==> flow/design.v <==
`timescale 1ns / 1ps
module awstm(
        pps,
        tevt,
        evt,
        rst_n,
        clk
    );
    input pps;
    input [31:0] tevt;
    output [31:0] evt;
    input rst_n;
    input clk;
    reg r_pps, r_awspps;
    reg [26:0] r_tcyc;       
    reg [26:0] r_td;         
    reg [30:0] r_awstm;      
    reg [30:0] r_tmev_next;  
    reg [31:0] r_set_tmev;  
    reg [10:0] r_tcor;       
    reg [10:0] r_tcor_max;   
    reg r_pps_lock;          
    wire evt_pps;            
    parameter [26:0] p_cyc_per_sec  = 27'd9_999;   
    parameter [26:0] p_pps_to       = 27'd14_999;  
    parameter [30:0] p_awstm_max    = 31'd99_999;   
    assign evt = r_set_tmev;
    assign evt_pps = pps & ~r_pps;
    wire [26:0] td_abs;
    wire [25:0] tmp1_td_abs;
    wire [25:0] tmp2_td_abs;
    wire [10:0] tmp_tcor_max;
    assign td_abs = (r_td[26] ? (~r_td + 17'd1): r_td);
    genvar i;
    assign tmp1_td_abs[25] = td_abs[25];  
    generate 
        for(i = 24; i >= 0; i=i-1) begin :g_tmp1_td_abs
            assign tmp1_td_abs[i] = td_abs[i+1] | td_abs[i];  
        end 
    endgenerate
    assign tmp2_td_abs[25] = tmp1_td_abs[25];
    generate
        for(i = 24; i >= 0; i=i-1) begin: g_tmp2_td_abs
            assign tmp2_td_abs[i] = tmp1_td_abs[i+1] ^ tmp1_td_abs[i];
        end
    endgenerate
    assign tmp_tcor_max[2:0] = 3'b000;
    generate 
        for(i = 0; i < 7; i=i+1) begin: g_tmp_tcor_max
            assign tmp_tcor_max[i+3] = tmp2_td_abs[25-i]; 
        end
    endgenerate
    assign tmp_tcor_max[10] = (tmp1_td_abs[20] & !tmp2_td_abs[20] ? 1'b0 : 1'b1); 
    always @(posedge clk or negedge rst_n) begin
        if(rst_n == 1'b0) begin
            r_pps <= 1'b0;
            r_awspps <= 1'b0;
            r_pps_lock <= 1'b0;
            r_tcyc <= 27'd0;
            r_td <= 27'd0;
            r_tcor <= 11'd0;
            r_tcor_max <= 11'd1024;
            r_awstm <= 31'd0;
            r_tmev_next <= 31'd0;
            r_set_tmev <= 32'd0;
        end else begin
            r_pps <= pps;
            r_tcyc <= r_tcyc + 1;
            r_tcor_max <= tmp_tcor_max;
            if(r_tcor >= r_tcor_max) begin
                r_tcor <= 10'd0;
            end else begin
                r_tcor <= r_tcor + 1;
            end
            if(r_tcyc == p_cyc_per_sec) begin
                r_awspps <= 1'b1;
            end else begin
                r_awspps <= 1'b0;
            end
            if(evt_pps) begin
                r_pps_lock <= 1'b1;
                r_tcyc <= 27'd0;
                r_td <= r_td + p_cyc_per_sec + ~r_tcyc + 27'd1;
            end else begin
                if(r_tcyc == p_pps_to) begin  
                    r_pps_lock <= 1'b0;
                    r_tcyc <= (p_pps_to - p_cyc_per_sec);     
                end                
            end
            if(r_awstm >= p_awstm_max) begin
                r_awstm <= 31'd0;
            end else begin
                if(r_tcor == r_tcor_max) begin
                    if(r_td[26]) begin  
                        r_awstm <= r_awstm;
                        r_td <= r_td + 27'd1;
                    end else begin  
                        r_awstm <= r_awstm + 31'd2;
                        r_td <= r_td - 27'd1;
                    end
                end else begin
                    r_awstm <= r_awstm + 31'd1;
                end
            end
            if(r_tmev_next == r_awstm || (r_tmev_next + 31'd1) == r_awstm) begin
                r_set_tmev <= {r_pps_lock, r_awstm};
                r_tmev_next <= r_tmev_next + tevt;
            end
            if(r_tmev_next > p_awstm_max) begin
                r_tmev_next <= r_tmev_next + ~p_awstm_max + 31'd1;
            end             
        end
    end
endmodule
---- From RTL to reports: awstm ----
What the tools print for awstm, step after step.
Line numbers count from 1 in the design file above.
Cell names lack the library's common part.
The mark -- stands for no value.
design
  top ..................................... awstm
  clock port .............................. clk
  standard-cell library ................... sky130hd
  timing corner ........................... tt_025C_1v80

---- Elaborated design ----
Yosys after proc, flatten, opt, wreduce and memory -nomap, before mapping. Memory bits, and registers merged into a memory's read port (data or address), are not among the register bits. Print and check cells are not counted. Equal cells are merged and count once.
bit counts
  flip-flop bits (word level) ............. 169
  bits of input ports ..................... 35
  output and inout port bits .............. 32
operators by class
  add/sub/neg operators ................... 14
  order comparisons ....................... 3
  equality and inequality tests ........... 5
  mux-type cells .......................... 16
  bitwise logic cells ..................... 17
  reductions and logical operators ........ 4
operators by type and width
  kind                                                                                    number
  27-bit two-way mux                                                                      6
  31-bit two-way mux                                                                      5
  31-bit by 1-bit adder with 31-bit output (second input constant)                        3
  27-bit by 1-bit adder with 27-bit output (second input constant)                        3
  31-bit == test                                                                          2
  31-bit by 17-bit greater-or-equal comparator with 1-bit output (second input constant)  1
  31-bit by 17-bit > comparator with 1-bit output (second input constant)                 1
  31-bit by 2-bit adder with 31-bit output (second input constant)                        1
  31-bit adder                                                                            1
  31-bit adder (second input constant)                                                    1
  27-bit by 1-bit subtractor with 27-bit output (second input constant)                   1
  27-bit by 14-bit adder with 27-bit output (second input constant)                       1
  27-bit by 14-bit == test with 1-bit output (second input constant)                      1
  27-bit adder                                                                            1
  27-bit NOT                                                                              1
  26-bit by 1-bit adder with 26-bit output (second input constant)                        1
  26-bit NOT                                                                              1
  26-bit two-way mux                                                                      1
  11-bit by 1-bit adder with 11-bit output (second input constant)                        1
  11-bit greater-or-equal comparator                                                      1
  11-bit == test                                                                          1
  11-bit two-way mux                                                                      1
  1-bit bitwise OR                                                                        6
  1-bit XOR                                                                               6
  2-bit nonzero test                                                                      2
  3-bit != test (second input constant)                                                   1
  1-bit two-way mux                                                                       3
  1-bit bitwise AND                                                                       2
Not listed: further kinds 3, cells in them 3.

---- Depth ----
Yosys ltp: most cells in a row. Word level: on the elaborated netlist, between registers, memories and ports. Mapped: between sequential cells and ports; inverters and the memories' decode and read muxes count.
depth
  depth in word-level cells ............... 8
  ABC_AREA ................................ 0
  depth in mapped cells ................... 15
  depth with buffers taken out ............ 14

---- Mapped cells and area ----
The flow's flattened synthesis, as Yosys stat reports it; memories are mapped. The netlist is that of the ABC_AREA named above (0 if unset); the other value can give another one.
The area totals of this step are shown rounded.
synthesis totals
  cells in the netlist .................... 1587
  chip area (Yosys) ....................... 14000 sq um
  flip-flop cells ......................... 169
  buffer cells ............................ 72
cell types
  cell      number  area in all (sq um)
  dfrtp_1   168     4.2E+03
  ha_1      121     1.51E+03
  xnor2_1   103     902.115
  xor2_1    81      709.43
  a21oi_1   117     585.562
  nor2_1    142     533.011
  nand2_1   120     450.432
  mux2_4    25      375.36
  o21ai_0   69      345.331
  nand3_1   62      310.298
  inv_1     78      292.781
  a21o_1    34      255.245
  nand4_1   40      250.24
  a211oi_1  29      217.709
  nor3_1    39      195.187
  clkbuf_1  46      172.666
  nor4_1    24      150.144
  and3_1    20      125.12
Not listed: further types 62, cells in them 269.

---- Worst setup path after synthesis ----
Source: OpenSTA report_checks on the synthesized netlist (no wires, ideal clock, input and output delay 20% of the period each), path of least setup slack; recovery checks are left aside. Register names are those of the netlist, which keeps one name where synthesis merged equal registers.
timing after synthesis
  path type ............................... register -> register
  start point ............................. register r_td[26]
  end point ............................... register r_td[25]
  clock period ............................ 6000 ps
  launch time at the first pin ............ 0 ps
  arrival time ............................ 3471 ps
  required time ........................... 5859 ps
  slack ................................... 2388 ps
  delay of the path ....................... 3612 ps
  stages .................................. 13
  path buffers ............................ 1
  period reached after synthesis .......... 3612 ps
"delay of the path" = arrival - input delay + setup time.
"stages": output pins that drive a net of the path, with the launching flip-flop's if there is one; two outputs of one cell count as two.
"period reached after synthesis" is the clock period less the worst setup slack; recovery checks do not enter. This is arithmetic on one report: input and output delays are still those of the set period (20% each).
Between the ends stands the longest chain of elaborated cells between them, by number of cells; it is not shown to be the way that was timed. Of several equally long chains one is given.
A line is the first line of the expression or statement that the cell stems from. Yosys adds cells for indexed reads and writes and turns some case tables into memories.
A register here has more assigning lines than the two given.
on the way, after synthesis
  path through ............................ dfrtp_1 clkbuf_1 inv_1 ha_1 a2111oi_0 o21a_1 o311ai_1 a211oi_1 o21ai_1 a21o_1 a2111oi_0 a41o_1 a221oi_1
  cells in the longest elaborated chain ... 3
  elaborated cells on any way between the ends .. 3
  RTL lines with such cells ............... 3
RTL lines, path after synthesis
  element             line  RTL
  from (decl)         16    reg [26:0] r_td;
  from (assign)       83    r_td <= r_td + p_cyc_per_sec + ~r_tcyc + 27'd1;
  from (assign)       96    r_td <= r_td + 27'd1;
  27-bit two-way mux  94    if(r_td[26]) begin
  27-bit two-way mux  93    if(r_tcor == r_tcor_max) begin
  27-bit two-way mux  90    if(r_awstm >= p_awstm_max) begin
  to (assign)         83
  to (assign)         96
  to (decl)           16

---- Worst path after layout ----
From the final timing report of job 1: the path of least setup slack in the routed layout; clock arrival at registers is part of the times.
The path's times are printed in steps of 10 ps; the period is the one set.
timing post-layout
  path type ............................... register -> register
  start point ............................. register r_td[26]
  end point ............................... register r_td[21]
  clock period ............................ 2700 ps
  launch time at the first pin ............ 520 ps
  arrival time ............................ 4050 ps
  required time ........................... 3060 ps
  slack ................................... -990 ps
  stages .................................. 15
  path buffers ............................ 2
Between the ends stands the longest chain of elaborated cells between them, by number of cells; it is not shown to be the way that was timed. Of several equally long chains one is given.
A register here has more assigning lines than the two given.
on the way, post-layout
  path through ............................ dfrtp_1 clkinvlp_4 buf_12 ha_4 a21o_1 a21oi_2 o21a_2 buf_6 o311a_4 o211ai_1 nor2b_4 a2111oi_2 a41o_1 a2111oi_2 a21oi_1
  cells in the longest elaborated chain ... 3
  elaborated cells on any way between the ends .. 3
  RTL lines with such cells ............... 3
RTL lines, path post-layout
  element             line  RTL
  from (decl)         16    reg [26:0] r_td;
  from (assign)       83    r_td <= r_td + p_cyc_per_sec + ~r_tcyc + 27'd1;
  from (assign)       96    r_td <= r_td + 27'd1;
  27-bit two-way mux  94    if(r_td[26]) begin
  27-bit two-way mux  93    if(r_tcor == r_tcor_max) begin
  27-bit two-way mux  90    if(r_awstm >= p_awstm_max) begin
  to (assign)         83
  to (assign)         96
  to (decl)           16

Subject: flow runs of awstm

Hi,

Measured results for awstm: 2 stored runs of the Yosys and OpenROAD flow on sky130hd. The settings differ; the order carries no meaning. The constraints put input and output delay at 20% of the set period each and load the outputs with 0.01 pF.
"period achieved" is the run's clock period less its worst setup slack. It is reckoned from that one timing run; input and output delays stay at 20% of the period that was set.
"worst setup path time": the worst setup path's part of the clock period (all of it between registers, 20% less for each end at a port) less its slack. A launch clock that arrives late makes it longer, a capture clock that arrives late makes it shorter.
By "total power after layout" is meant OpenSTA's value without simulated activity: inputs other than the clock are taken to toggle once in ten clock periods, and the tool carries that through the logic.
"worst setup path time" is known to 10 ps.
The results are shown rounded.

======== job 1 ========
==> flow/run.sh <==
#!/bin/bash
# the make line also repeats the synthesis and layout settings of config.mk as NAME=value (left out here)
make -C /OpenROAD-flow-scripts/flow DESIGN_CONFIG=/design/flow/config.mk WORK_HOME=/design/flow/orfs CLKGATE_MAP_FILE= finish
==> flow/config.mk <==
export PLATFORM = sky130hd
export DESIGN_NAME = awstm
export DESIGN_NICKNAME = awstm
export VERILOG_FILES = /design/flow/design.v
export SDC_FILE = /design/flow/constraint.sdc
export NUM_CORES = 4
export LEC_CHECK = 0
export CAP_MARGIN = 20
export CELL_PAD_IN_SITES_DETAIL_PLACEMENT = 2
export CORE_ASPECT_RATIO = 0.61
export CORE_MARGIN = 2
export CORE_UTILIZATION = 24
export CTS_CLUSTER_DIAMETER = 157
export GPL_TIMING_DRIVEN = 1
export SETUP_SLACK_MARGIN = -0.07
export SLEW_MARGIN = 20
==> flow/constraint.sdc <==
create_clock -name core_clock -period 2.7 [get_ports {clk}]
set_input_delay 0.5400 -clock core_clock [delete_from_list [all_inputs] [get_ports {clk}]]
set_output_delay 0.5400 -clock core_clock [all_outputs]
set_load 0.01 [all_outputs]

-------- measured, job 1 --------
  worst setup path time ................... 3690 ps
  class of the worst setup path ........... register -> register
  total power after layout ................ 0.03 W
  cell area after synthesis ............... 14000 sq um
  utilization after routing ............... 38%
  die size ................................ 59000 sq um
  std-cell area (final layout) ............ 22000 sq um
  worst setup slack after layout .......... -990 ps
  summed negative setup slack ............. -62000 ps
  period achieved ......................... 3691 ps

======== job 2 ========
==> flow/run.sh <==
#!/bin/bash
# the make line also repeats the synthesis and layout settings of config.mk as NAME=value (left out here)
make -C /OpenROAD-flow-scripts/flow DESIGN_CONFIG=/design/flow/config.mk WORK_HOME=/design/flow/orfs CLKGATE_MAP_FILE= finish
==> flow/config.mk <==
export PLATFORM = sky130hd
export DESIGN_NAME = awstm
export DESIGN_NICKNAME = awstm
export VERILOG_FILES = /design/flow/design.v
export SDC_FILE = /design/flow/constraint.sdc
export NUM_CORES = 4
export LEC_CHECK = 0
export ABC_AREA = 1
export CAP_MARGIN = 20
export CELL_PAD_IN_SITES_DETAIL_PLACEMENT = 2
export CELL_PAD_IN_SITES_GLOBAL_PLACEMENT = 0
export CORE_ASPECT_RATIO = 1.67
export CORE_MARGIN = 7
export CORE_UTILIZATION = 68
export CTS_CLUSTER_DIAMETER = 235
export GPL_TIMING_DRIVEN = 0
export MAX_ROUTING_LAYER = met5
export SLEW_MARGIN = 0
export TNS_END_PERCENT = 30
==> flow/constraint.sdc <==
create_clock -name core_clock -period 7.32 [get_ports {clk}]
set_input_delay 1.4640 -clock core_clock [delete_from_list [all_inputs] [get_ports {clk}]]
set_output_delay 1.4640 -clock core_clock [all_outputs]
set_load 0.01 [all_outputs]

-------- job 2 --------
  no results, placement failed with DPL-0033

Regards
